==> flow/design.v <==
module regfile #(
    parameter width = 16, 
    parameter num_regs = 16, 
    parameter num_inputs = 4,
    parameter total_inputs = num_inputs + num_inputs)(
    input wire clk,
    input wire reset,
    input wire ren,
    output reg [(total_inputs+1)*width-1:0] r_data,
    output reg r_data_vld,
    input wire wen1,
    input wire [num_inputs*width-1:0] w_data1,
    output reg wr_ack1,
    input wire wen2,
    input wire [num_inputs*width-1:0] w_data2,
    output reg wr_ack2,
    input wire wen3,
    input wire [width-1:0] w_data3,
    output reg wr_ack3
);
    reg [width-1:0] registers [0:num_regs-1];
    always @(*) begin
        if (ren) begin
            for (int i = 0; i <= total_inputs; i += 1 ) begin
                r_data[i*width +: width] = registers[i];  
            end
            r_data_vld = 1'b1;
        end else begin
            for (int i = 0; i <= total_inputs; i += 1) begin
                r_data[i*width +: width] = {width{1'b0}};  
            end
            r_data_vld = 1'b0;
        end
    end
    always @(posedge clk) begin
        wr_ack1 <= 1'b0;
        wr_ack2 <= 1'b0;
        wr_ack3 <= 1'b0;
        if (reset) begin
            for (int i = 0; i < num_regs; i = i + 1) begin
                registers[i] <= {width{1'b0}};
            end
        end else if (!ren) begin
            if (wen1) begin
                for (int i = 0; i < num_inputs; i += 1) begin
                    registers[i] <= w_data1[i*width +: width]; 
                end
                wr_ack1 <= 1'b1;
            end
            if (wen2) begin
                for (int i = 0; i < num_inputs; i += 1) begin
                    registers[i + num_inputs] <= w_data2[i*width +: width]; 
                end
                wr_ack2 <= 1'b1;
            end
            if (wen3) begin
                registers[total_inputs] <= w_data3;
                wr_ack3 <= 1'b1;
            end
        end
    end
endmodule
`timescale 1ns/1ps
module mem #(
    parameter width = 16,
    parameter num_regs = 16,
    parameter num_inputs = 4,
    parameter total_inputs = num_inputs + num_inputs
) (
    input wire clk,
    input wire reset,
    input wire on_off,  
    input wire write_en1,  
    output reg write_rdy1,
    input wire [num_inputs*width-1:0] w_data_in1,
    output wire write_ack1,
    input wire write_en2,  
    output reg write_rdy2,
    input wire [num_inputs*width-1:0] w_data_in2,
    output wire write_ack2,
    input wire write_en3,  
    output reg write_rdy3,
    input wire [width-1:0] w_data_in3,
    output wire write_ack3,
    output wire [width-1:0] config_in,
    output wire [total_inputs*width-1:0] adder_inputs,
    output wire on_off_vector_fu,  
    output wire r_data_vld
);
    reg write_reg_en1, write_reg_en2, write_reg_en3;
    wire [(total_inputs+1)*width-1:0] r_data_out;
    wire read_reg_en, writing;
    wire write_ack_wire1, write_ack_wire2, write_ack_wire3;
    always @(posedge clk) begin
        if (reset) begin
            write_reg_en1 <= 0;
            write_reg_en2 <= 0;
            write_reg_en3 <= 0;
            write_rdy1 <= 1'b1;
            write_rdy2 <= 1'b1;
            write_rdy3 <= 1'b1;
        end else begin
            write_reg_en1 <= 0;
            write_reg_en2 <= 0;
            write_reg_en3 <= 0;
            if (!on_off) begin
                write_rdy1 <= (!write_en1) ? 1'b1 : 1'b0;
                write_rdy2 <= (!write_en2) ? 1'b1 : 1'b0;
                write_rdy3 <= (!write_en3) ? 1'b1 : 1'b0;
                if (write_en1 && !write_ack1) 
                    write_reg_en1 <= 1;
                if (write_en2 && !write_ack2) 
                    write_reg_en2 <= 1;
                if (write_en3 && !write_ack3) 
                    write_reg_en3 <= 1;
            end else begin
                write_rdy1 <= 1'b0;
                write_rdy2 <= 1'b0;
                write_rdy3 <= 1'b0;
            end
        end
    end
    assign writing = (write_en1 || write_en2 || write_en3);
    assign write_ack1 = write_ack_wire1;
    assign write_ack2 = write_ack_wire2;
    assign write_ack3 = write_ack_wire3;
    assign on_off_vector_fu = on_off && !writing;
    assign read_reg_en = on_off_vector_fu;
    assign config_in = r_data_out[total_inputs*width +: width];
    genvar i;
    generate
        for (i = 0; i < total_inputs; i = i + 1) begin
            assign adder_inputs[i*width +: width] = r_data_out[i*width +: width];
        end
    endgenerate
    regfile #(
        .width(width),
        .num_regs(num_regs),
        .num_inputs(num_inputs)
    ) regfile1 (
        .clk(clk),
        .reset(reset),
        .ren(read_reg_en),
        .r_data(r_data_out),
        .r_data_vld(r_data_vld),
        .wen1(write_reg_en1),
        .w_data1(w_data_in1),
        .wr_ack1(write_ack_wire1),
        .wen2(write_reg_en2),
        .w_data2(w_data_in2),
        .wr_ack2(write_ack_wire2),
        .wen3(write_reg_en3),
        .w_data3(w_data_in3),
        .wr_ack3(write_ack_wire3)
    );
endmodule
module half_adder #(parameter width = 16) (
    input wire clk,
    input wire reset,
    input wire [width-1:0] a,
    input wire [width-1:0] b,
    output reg [width-1:0] c,
    output reg carry_out,
    output reg ack,
    input wire on_off
);
    always @(posedge clk) begin
        if (reset || !on_off) begin
            c <= {width{1'b0}};
            carry_out <= 1'b0;
            ack <= 1'b0;
        end else begin
            {carry_out, c} = a + b;
            ack <= 1'b1;
        end
    end
endmodule
module full_adder #(parameter width = 16) (
    input wire clk,
    input wire reset,
    input wire [width-1:0] a,
    input wire [width-1:0] b,
    input wire carry_in,
    output reg [width-1:0] c,
    output reg carry_out,
    output reg ack,
    input wire carry_listen,
    input wire on_off
);
    always @(posedge clk) begin
        if (reset || !on_off) begin
            c <= {width{1'b0}};
            carry_out <= 1'b0;
            ack <= 1'b0;
        end else begin
            if (carry_listen) begin
                {carry_out, c} = a + b + carry_in;
                ack <= 1'b1;
            end else begin
                {carry_out, c} = a + b;
                ack <= 1'b1;
            end
        end
    end
endmodule
`timescale 1ns/1ps
module adder_fu #(
    parameter width = 16,
    parameter num_inputs = 4,
    parameter total_inputs = num_inputs + num_inputs
) (
    input wire clk,
    input wire reset,
    input wire [total_inputs*width-1:0] inputs,
    input wire on_off,
    input wire [15:0] config_in,
    output wire [num_inputs*width-1:0] outputs,
    output wire [3:0] dest_info,
    output wire ack
);
    wire carry1, carry2, carry3, carry4;
    wire ack1, ack2, ack3, ack4;
    reg a1_on_off, a2_on_off, a3_on_off, a4_on_off;
    wire [1:0] adder_config;
    assign adder_config = config_in[1:0];
    assign dest_info = config_in[5:2];
    always @(posedge clk) begin
        if (reset) begin
            a1_on_off <= 1'b0;
            a2_on_off <= 1'b0;
            a3_on_off <= 1'b0;
            a4_on_off <= 1'b0;
        end else if (on_off) begin
            case (adder_config)
                2'd0: begin  
                    a1_on_off <= 1'b1;
                    a2_on_off <= 1'b1;
                    a3_on_off <= 1'b1;
                    a4_on_off <= 1'b1;
                end
                2'd1: begin  
                    a1_on_off <= 1'b1;
                    a2_on_off <= a1_on_off;
                    a3_on_off <= 1'b1;
                    a4_on_off <= a3_on_off;
                end
                2'd3: begin  
                    a1_on_off <= 1'b1;
                    a2_on_off <= a1_on_off;
                    a3_on_off <= a2_on_off;
                    a4_on_off <= a3_on_off;
                end
                default: begin
                    a1_on_off <= 1'b0;
                    a2_on_off <= 1'b0;
                    a3_on_off <= 1'b0;
                    a4_on_off <= 1'b0;
                end
            endcase
        end else begin
                a1_on_off <= 1'b0;
                a2_on_off <= 1'b0;
                a3_on_off <= 1'b0;
                a4_on_off <= 1'b0;
        end
    end
    assign ack = ack4;
    half_adder #( .width(width) ) adder1 (
        .clk(clk),
        .reset(reset),
        .a(inputs[0*width +: width]),
        .b(inputs[4*width +: width]),
        .c(outputs[0*width +: width]),
        .carry_out(carry1),
        .ack(ack1),
        .on_off(a1_on_off)
    );
    full_adder #( .width(width) ) adder2 (
        .clk(clk),
        .reset(reset),
        .a(inputs[1*width +: width]),
        .b(inputs[5*width +: width]),
        .c(outputs[1*width +: width]),
        .carry_in(carry1),
        .carry_out(carry2),
        .carry_listen(config_in[0]),
        .on_off(a2_on_off),
        .ack(ack2)
    );
    full_adder #( .width(width) ) adder3 (
        .clk(clk),    
        .reset(reset),
        .a(inputs[2*width +: width]),
        .b(inputs[6*width +: width]),
        .c(outputs[2*width +: width]),
        .carry_in(carry2),
        .carry_out(carry3),
        .carry_listen(config_in[1]),
        .on_off(a3_on_off),
        .ack(ack3)
    );
    full_adder #( .width(width) ) adder4 (
        .clk(clk),
        .reset(reset),
        .a(inputs[3*width +: width]),
        .b(inputs[7*width +: width]),
        .c(outputs[3*width +: width]),
        .carry_in(carry3),
        .carry_out(carry4),
        .carry_listen(config_in[0]),
        .on_off(a4_on_off),
        .ack(ack4)
    );
endmodule
`timescale 1ns/1ps
module v_tile #(
    parameter width = 16,  
    parameter num_inputs = 4,  
    parameter num_regs = 16,  
    parameter total_inputs = num_inputs + num_inputs  
) (
    input wire clk,
    input wire reset,
    input wire on_off,  
    input wire write_en1,  
    output wire write_rdy1,
    input wire [num_inputs*width-1:0] w_data_in1,  
    output wire write_ack1,
    input wire write_en2,  
    output wire write_rdy2,
    input wire [num_inputs*width-1:0] w_data_in2,  
    output wire write_ack2,
    input wire write_en3,  
    output wire write_rdy3,
    input wire [width-1:0] w_data_in3,
    output wire write_ack3,
    output wire [num_inputs*width-1:0] adder_outputs,  
    output wire [3:0] dest_info,
    output wire adder_ack
);
    wire [total_inputs*width-1:0] adder_inputs;
    wire on_off_vector_fu;
    wire [15:0] config_in;
    mem #(
        .width(width),
        .num_regs(num_regs),
        .num_inputs(num_inputs)
    ) mem_inst (
        .clk(clk),
        .reset(reset),
        .on_off(on_off),
        .write_en1(write_en1),
        .write_rdy1(write_rdy1),
        .w_data_in1(w_data_in1),
        .write_ack1(write_ack1),
        .write_en2(write_en2),
        .write_rdy2(write_rdy2),
        .w_data_in2(w_data_in2),
        .write_ack2(write_ack2),
        .write_en3(write_en3),
        .write_rdy3(write_rdy3),
        .w_data_in3(w_data_in3),
        .write_ack3(write_ack3),
        .config_in(config_in),
        .adder_inputs(adder_inputs),
        .on_off_vector_fu(on_off_vector_fu)
    );
    adder_fu #(
        .width(width),
        .num_inputs(num_inputs)
    ) adder_fu_inst (
        .clk(clk),
        .reset(reset),
        .inputs(adder_inputs),  
        .on_off(on_off_vector_fu),  
        .config_in(config_in),
        .outputs(adder_outputs),
        .dest_info(dest_info),
        .ack(adder_ack)
    );
endmodule
# Reports on v_tile
# Each step is given for the RTL above and for the edited RTL.
# Lines under "before" count in the file above, lines under "after" in the edited file.
# "diff": "after" minus "before" as printed here. "change_rel_pct": 100 x difference / "before".
# Not given: n/a
[setup]
top_module = "v_tile"
clock_port = "clk"
lib = "sky130hd"
corner = "tt_025C_1v80"

# Edit of the RTL
# Unified diff, file above to edited file.
# The edit is scripted: it alters the design's behaviour and was not made to optimise anything.
# begin of diff
@@ -158,5 +158,5 @@
     input wire clk,
     input wire reset,
-    input wire [width-1:0] a,
+    input wire [width-2:0] a,
     input wire [width-1:0] b,
     output reg [width-1:0] c,
# end of diff

# Word-level counts
# Source: Yosys, flattened and elaborated. Widths are those after wreduce. Registers that Yosys merges into a memory's read port (data or address) are not register bits. Print and check cells do not count. Equal cells are merged and count once.
[classes]
columns = ["element", "before", "after", "diff", "change_rel_pct"]
rows = [
  ["eq_ne", 2, 2, 0, 0.00],
  ["add_sub_neg", 7, 7, 0, 0.00],
  ["n_reduce_logical", 28, 28, 0, 0.00],
  ["n_logic", 1, 1, 0, 0.00],
  ["muxes", 29, 29, 0, 0.00],
]
[ops]
columns = ["operator", "before", "after", "diff", "change_rel_pct"]
rows = [
  ["16-bit 2-to-1 mux", 9, 8, -1, -11.11],
  ["16-bit by 16-bit adder with 17-bit output", 3, 2, -1, -33.33],
  ["15-bit by 16-bit adder with 17-bit output", 0, 1, 1, "n/a"],
  ["15-bit 2-to-1 mux", 0, 1, 1, "n/a"],
  ["1-bit 2-to-1 mux", 14, 14, 0, 0.00],
  ["1-bit logical NOT", 8, 8, 0, 0.00],
  ["1-bit logical OR", 6, 6, 0, 0.00],
  ["2-bit OR reduction", 5, 5, 0, 0.00],
  ["1-bit logical AND", 4, 4, 0, 0.00],
  ["1-bit parallel mux with 2-bit select", 3, 3, 0, 0.00],
  ["2-bit AND reduction", 3, 3, 0, 0.00],
  ["17-bit by 1-bit adder with 17-bit output", 2, 2, 0, 0.00],
  ["17-bit 2-to-1 mux", 2, 2, 0, 0.00],
  ["16-bit by 1-bit adder with 16-bit output", 1, 1, 0, 0.00],
  ["16-bit adder", 1, 1, 0, 0.00],
  ["2-bit by 1-bit equality test with 1-bit output with constant B", 1, 1, 0, 0.00],
  ["2-bit equality test with constant B", 1, 1, 0, 0.00],
  ["2-bit logical NOT", 1, 1, 0, 0.00],
  ["6-bit 2-to-1 mux", 1, 1, 0, 0.00],
  ["1-bit NOT", 1, 1, 0, 0.00],
  ["3-bit OR reduction", 1, 1, 0, 0.00],
]
[bits]
columns = ["element", "before", "after", "diff", "change_rel_pct"]
rows = [
  ["input_bits", 150, 150, 0, 0.00],
  ["register_bits", 215, 214, -1, -0.47],
]

# Longest topological paths
# Yosys ltp: most cells in a row. Word level: on the elaborated netlist, between registers, memories and ports. Mapped: between sequential cells and ports; inverters and the memories' decode and read muxes count.
[logic_depth]
columns = ["element", "before", "after", "diff", "change_rel_pct"]
rows = [
  ["ltp_word", 8, 8, 0, 0.00],
  ["abc_area", "0", "0", "n/a", "n/a"],
  ["depth_mapped", 15, 16, 1, 6.67],
  ["ltp_nobuf", 13, 14, 1, 7.69],
]

# Mapped cells and area
# Yosys stat after the flow's synthesis: flattened, memories mapped to cells. It holds for the ABC_AREA given above (unset counts as 0); a run with the other value may have another netlist.
[by_type]
columns = ["cell", "before", "after", "diff", "change_rel_pct"]
rows = [
  ["sky130_fd_sc_hd__xnor2_1", 31, 44, 13, 41.94],
  ["sky130_fd_sc_hd__nor2_1", 88, 97, 9, 10.23],
  ["sky130_fd_sc_hd__o21ai_0", 27, 18, -9, -33.33],
  ["sky130_fd_sc_hd__o211ai_1", 10, 1, -9, -90.00],
  ["sky130_fd_sc_hd__nand2_1", 316, 308, -8, -2.53],
  ["sky130_fd_sc_hd__inv_1", 23, 30, 7, 30.43],
  ["sky130_fd_sc_hd__and2_1", 140, 135, -5, -3.57],
  ["sky130_fd_sc_hd__a211o_1", 5, 0, -5, -100.00],
  ["sky130_fd_sc_hd__o31ai_1", 2, 7, 5, 250.00],
  ["sky130_fd_sc_hd__a21o_1", 25, 21, -4, -16.00],
  ["sky130_fd_sc_hd__o21a_1", 14, 10, -4, -28.57],
  ["sky130_fd_sc_hd__o21bai_1", 5, 9, 4, 80.00],
  ["sky130_fd_sc_hd__nor3b_1", 4, 8, 4, 100.00],
  ["sky130_fd_sc_hd__or2_2", 1, 5, 4, 400.00],
  ["sky130_fd_sc_hd__xor2_1", 32, 29, -3, -9.38],
  ["sky130_fd_sc_hd__nand3_1", 31, 34, 3, 9.68],
  ["sky130_fd_sc_hd__a31oi_1", 8, 5, -3, -37.50],
  ["sky130_fd_sc_hd__a21oi_2", 1, 4, 3, 300.00],
]
# The list need not be complete.
[mapped]
columns = ["element", "before", "after", "diff", "change_rel_pct"]
rows = [
  ["seq_area_um2", 4304.1, 4284.1, -20.0, -0.46],
  ["area_um2", 11639.9, 11676.2, 36.3, 0.31],
  ["stdcells", 1483, 1484, 1, 0.07],
  ["buf_cells", 74, 76, 2, 2.70],
  ["flip_flops", 215, 214, -1, -0.47],
]
# By module: a second synthesis without flattening, with its own total; a netlist apart from the flattened one above.
[hier_totals]
columns = ["element", "before", "after", "diff", "change_rel_pct"]
rows = [
  ["cells_unflattened", 1601, 1599, -2, -0.12],
  ["area_unflattened_um2", 14171.1, 14089.8, -81.3, -0.57],
]
# Rows give one instance, submodules left out.
[modules_before]
columns = ["mod", "n_inst", "area_um2", "seq_area_um2", "cells"]
rows = [
  ["regfile", 1, 7586.0, 2942.8, 824],
  ["full_adder (width=16)", 3, 1652.8, 360.3, 200],
  ["half_adder (width=16)", 1, 1285.0, 360.3, 146],
  ["mem", 1, 183.9, 120.1, 13],
  ["adder_fu", 1, 157.7, 80.1, 18],
  ["v_tile", 1, 0.0, 0.0, 0],
]
[modules_after]
columns = ["mod", "n_inst", "area_um2", "seq_area_um2", "cells"]
rows = [
  ["regfile", 1, 7586.0, 2942.8, 824],
  ["full_adder (width=16)", 3, 1652.8, 360.3, 200],
  ["half_adder (width=16)", 1, 1203.7, 360.3, 144],
  ["mem", 1, 183.9, 120.1, 13],
  ["adder_fu", 1, 157.7, 80.1, 18],
  ["v_tile", 1, 0.0, 0.0, 0],
]

# Worst setup path after synthesis
# Source: OpenSTA report_checks on the synthesized netlist (no wires, ideal clock, input and output delay 20% of the period each), path of least setup slack; recovery checks are left aside. Register names are those of the netlist, which keeps one name where synthesis merged equal registers.
[synth_timing]
columns = ["element", "before", "after", "diff", "change_rel_pct"]
rows = [
  ["path_kind", "input -> register", "input -> register", "n/a", "n/a"],
  ["from", "input port write_en3", "input port write_en3", "n/a", "n/a"],
  ["to", "register adder_fu_inst.adder3.carry_out", "register adder_fu_inst.adder3.carry_out", "n/a", "n/a"],
  ["t_first_pin_ps", 900, 900, 0, 0.00],
  ["arrival_ps", 4250, 4358, 108, 2.54],
  ["in_delay_ps", 900, 900, 0, 0.00],
  ["tclk_ps", 4500, 4500, 0, 0.00],
  ["path_delay_ps", 3473, 3587, 114, 3.28],
  ["setup_time_ps", 123, 129, 6, "n/a"],
  ["path_stages", 14, 14, 0, 0.00],
  ["path_slack_ps", 126, 13, -113, "n/a"],
  ["t_required_ps", 4377, 4371, -6, -0.14],
  ["period_less_setup_slack_ps", 4374, 4487, 113, 2.58],
]
# "path_delay_ps" is the arrival time less input delay plus setup time.
# "path_stages": output pins that drive a net of the path, with the launching flip-flop's if there is one; two outputs of one cell count as two.
# "period_less_setup_slack_ps" = period - worst setup slack (recovery checks aside). The figure is calculated, with input and output delays left at 20% of the set period.
# The rows between start and end are the longest chain of elaborated cells between them; the timing report does not say that the signal goes this way. Where chains are equally long, one stands for them.
# A line is the first line of the expression or statement that the cell stems from. Yosys adds cells for indexed reads and writes and turns some case tables into memories.
[synth_between_before]
path_cell_list = "sky130_fd_sc_hd__nor4b_2 -> sky130_fd_sc_hd__buf_2 -> sky130_fd_sc_hd__clkbuf_1 -> sky130_fd_sc_hd__clkbuf_1 -> sky130_fd_sc_hd__and2_1 -> sky130_fd_sc_hd__ha_1 -> sky130_fd_sc_hd__a211o_1 -> sky130_fd_sc_hd__a211o_1 -> sky130_fd_sc_hd__a2111oi_1 -> sky130_fd_sc_hd__a211oi_1 -> sky130_fd_sc_hd__a31oi_4 -> sky130_fd_sc_hd__nand2_1 -> sky130_fd_sc_hd__nor4_2 -> sky130_fd_sc_hd__mux2_1"
elab_chain_len = 7
[synth_lines_before]
columns = ["element", "line_no", "text"]
rows = [
  ["from (decl)", 333, "input wire write_en3,"],
  ["1-bit logical OR", 123, "assign writing = (write_en1 || write_en2 || write_en3);"],
  ["1-bit logical NOT", 127, "assign on_off_vector_fu = on_off && !writing;"],
  ["1-bit logical AND", 127, ""],
  ["16-bit 2-to-1 mux", 23, "if (ren) begin"],
  ["16-bit by 16-bit adder with 17-bit output", 197, "{carry_out, c} = a + b + carry_in;"],
  ["17-bit by 1-bit adder with 17-bit output", 197, ""],
  ["17-bit 2-to-1 mux", 196, "if (carry_listen) begin"],
  ["to (assign)", 193, "carry_out <= 1'b0;"],
  ["to (decl)", 185, "output reg carry_out,"],
]
[synth_between_after]
path_cell_list = "sky130_fd_sc_hd__nor4b_4 -> sky130_fd_sc_hd__clkbuf_1 -> sky130_fd_sc_hd__clkbuf_1 -> sky130_fd_sc_hd__and2_1 -> sky130_fd_sc_hd__ha_1 -> sky130_fd_sc_hd__a211oi_1 -> sky130_fd_sc_hd__o21bai_1 -> sky130_fd_sc_hd__a2111oi_0 -> sky130_fd_sc_hd__mux2i_1 -> sky130_fd_sc_hd__nand4_2 -> sky130_fd_sc_hd__nand4b_1 -> sky130_fd_sc_hd__o21bai_4 -> sky130_fd_sc_hd__o31ai_2 -> sky130_fd_sc_hd__o41ai_2"
elab_chain_len = 7
[synth_lines_after]
columns = ["element", "line_no", "text"]
rows = [
  ["from (decl)", 333, "input wire write_en3,"],
  ["1-bit logical OR", 123, "assign writing = (write_en1 || write_en2 || write_en3);"],
  ["1-bit logical NOT", 127, "assign on_off_vector_fu = on_off && !writing;"],
  ["1-bit logical AND", 127, ""],
  ["16-bit 2-to-1 mux", 23, "if (ren) begin"],
  ["16-bit by 16-bit adder with 17-bit output", 197, "{carry_out, c} = a + b + carry_in;"],
  ["17-bit by 1-bit adder with 17-bit output", 197, ""],
  ["17-bit 2-to-1 mux", 196, "if (carry_listen) begin"],
  ["to (assign)", 193, "carry_out <= 1'b0;"],
  ["to (decl)", 185, "output reg carry_out,"],
]

# Timing after layout
# Path of least setup slack in the final report of each run of pair A (OpenROAD, finished layout, wires in). Where an end is a register, its clock arrival counts in the times.
# The report prints the path's times to 10 ps; the period is as set.
[layout_timing]
columns = ["element", "before", "after", "diff", "change_rel_pct"]
rows = [
  ["path_kind", "input -> register", "input -> register", "n/a", "n/a"],
  ["from", "input port write_en2", "input port write_en3", "n/a", "n/a"],
  ["to", "register adder_fu_inst.adder4.c[15]", "register adder_fu_inst.adder1.carry_out", "n/a", "n/a"],
  ["tclk_ps", 4500, 4500, 0, 0.00],
  ["path_stages", 15, 17, 2, 13.33],
  ["arrival_ps", 4670, 4630, -40, -0.86],
  ["t_required_ps", 4910, 4900, -10, -0.20],
  ["t_first_pin_ps", 900, 900, 0, 0.00],
  ["path_slack_ps", 240, 270, 30, "n/a"],
  ["in_delay_ps", 900, 900, 0, 0.00],
  ["setup_time_ps", 120, 120, 0, "n/a"],
]
# The rows between start and end are the longest chain of elaborated cells between them; the timing report does not say that the signal goes this way. Where chains are equally long, one stands for them.
[layout_between_before]
path_cell_list = "sky130_fd_sc_hd__clkdlybuf4s50_1 -> sky130_fd_sc_hd__nor4b_4 -> sky130_fd_sc_hd__buf_12 -> sky130_fd_sc_hd__buf_4 -> sky130_fd_sc_hd__and2_1 -> sky130_fd_sc_hd__ha_1 -> sky130_fd_sc_hd__fa_1 -> sky130_fd_sc_hd__a211oi_2 -> sky130_fd_sc_hd__o211ai_1 -> sky130_fd_sc_hd__a31oi_1 -> sky130_fd_sc_hd__o21ai_1 -> sky130_fd_sc_hd__a2111oi_0 -> sky130_fd_sc_hd__a311oi_1 -> sky130_fd_sc_hd__buf_4 -> sky130_fd_sc_hd__o41ai_1"
elab_chain_len = 8
[layout_lines_before]
columns = ["element", "line_no", "text"]
rows = [
  ["from (decl)", 329, "input wire write_en2,"],
  ["1-bit logical OR x2", 123, "assign writing = (write_en1 || write_en2 || write_en3);"],
  ["1-bit logical NOT", 127, "assign on_off_vector_fu = on_off && !writing;"],
  ["1-bit logical AND", 127, ""],
  ["16-bit 2-to-1 mux", 23, "if (ren) begin"],
  ["16-bit adder", 197, "{carry_out, c} = a + b + carry_in;"],
  ["16-bit by 1-bit adder with 16-bit output", 197, ""],
  ["16-bit 2-to-1 mux", 196, "if (carry_listen) begin"],
  ["to (assign)", 192, "c <= {width{1'b0}};"],
  ["to (decl)", 184, "output reg [width-1:0] c,"],
]
[layout_between_after]
path_cell_list = "sky130_fd_sc_hd__clkdlybuf4s50_1 -> sky130_fd_sc_hd__nor4b_4 -> sky130_fd_sc_hd__buf_12 -> sky130_fd_sc_hd__buf_4 -> sky130_fd_sc_hd__and2_1 -> sky130_fd_sc_hd__ha_1 -> sky130_fd_sc_hd__nor2b_1 -> sky130_fd_sc_hd__o21ai_0 -> sky130_fd_sc_hd__a21boi_0 -> sky130_fd_sc_hd__buf_4 -> sky130_fd_sc_hd__o2111ai_1 -> sky130_fd_sc_hd__a21boi_0 -> sky130_fd_sc_hd__o31a_1 -> sky130_fd_sc_hd__o31a_1 -> sky130_fd_sc_hd__buf_4 -> sky130_fd_sc_hd__o2111ai_1 -> sky130_fd_sc_hd__nand3_1"
elab_chain_len = 5
[layout_lines_after]
columns = ["element", "line_no", "text"]
rows = [
  ["from (decl)", 333, "input wire write_en3,"],
  ["1-bit logical OR", 123, "assign writing = (write_en1 || write_en2 || write_en3);"],
  ["1-bit logical NOT", 127, "assign on_off_vector_fu = on_off && !writing;"],
  ["1-bit logical AND", 127, ""],
  ["15-bit 2-to-1 mux", 23, "if (ren) begin"],
  ["15-bit by 16-bit adder with 17-bit output", 173, "{carry_out, c} = a + b;"],
  ["to (assign)", 170, "carry_out <= 1'b0;"],
  ["to (decl)", 163, "output reg carry_out,"],
]

# Measured runs
# Both versions went through the flow (Yosys, OpenROAD) with the same settings in each pair. Constraints: input delay and output delay 20% of the set period each, output load 0.01 pF.
[flow_settings_pair_A]
CORE_UTILIZATION = 40
period_ns = 4.5
CAP_MARGIN = 20
CORE_MARGIN = 2
SLEW_MARGIN = 20
[measured_pair_A]
columns = ["element", "before", "after", "diff", "change_rel_pct"]
rows = [
  ["final_die_area_um2", 30479.9, 30572.5, 92.6, 0.30],
  ["clock_period_reached_ps", 4264, 4232, -32, -0.75],
  ["ws_hold_ps", 440, 429, -11, "n/a"],
  ["fin_power_w", 0.004614, 0.004485, -0.000129, -2.80],
  ["final_util_pct", 56.6, 56.4, -0.2, "n/a"],
  ["ws_setup_ps", 236, 268, 32, "n/a"],
  ["synth_area_um2", 11639.9, 11676.2, 36.3, 0.31],
  ["finalCellArea_um2", 16244.3, 16191.8, -52.5, -0.32],
]
[flow_settings_pair_B]
CAP_MARGIN = 15
CORE_UTILIZATION = 57
CTS_CLUSTER_DIAMETER = 263
CTS_CLUSTER_SIZE = 42
GPL_ROUTABILITY_DRIVEN = 0
GPL_TIMING_DRIVEN = 0
PLACE_DENSITY_LB_ADDON = 0.14
SETUP_SLACK_MARGIN = -0.17
SLEW_MARGIN = 15
TNS_END_PERCENT = 70
period_ns = 2.91
CORE_MARGIN = 2
[measured_pair_B]
columns = ["element", "before", "after", "diff", "change_rel_pct"]
rows = [
  ["final_die_area_um2", 21579.6, 21645.8, 66.2, 0.31],
  ["clock_period_reached_ps", 3715, 3663, -52, -1.40],
  ["ws_hold_ps", 264, 250, -14, "n/a"],
  ["fin_power_w", 0.005108, 0.005065, -0.000043, -0.84],
  ["final_util_pct", 82.6, 79.5, -3.1, "n/a"],
  ["ws_setup_ps", -805, -753, 52, "n/a"],
  ["synth_area_um2", 11639.9, 11676.2, 36.3, 0.31],
  ["finalCellArea_um2", 16667.2, 16039.1, -628.1, -3.77],
]
# "clock_period_reached_ps" means the clock period less the worst setup slack. The figure is calculated, with input and output delays left at 20% of the set period.
# By "fin_power_w" is meant OpenSTA's value without simulated activity: inputs other than the clock are taken to toggle once in ten clock periods, and the tool carries that through the logic.
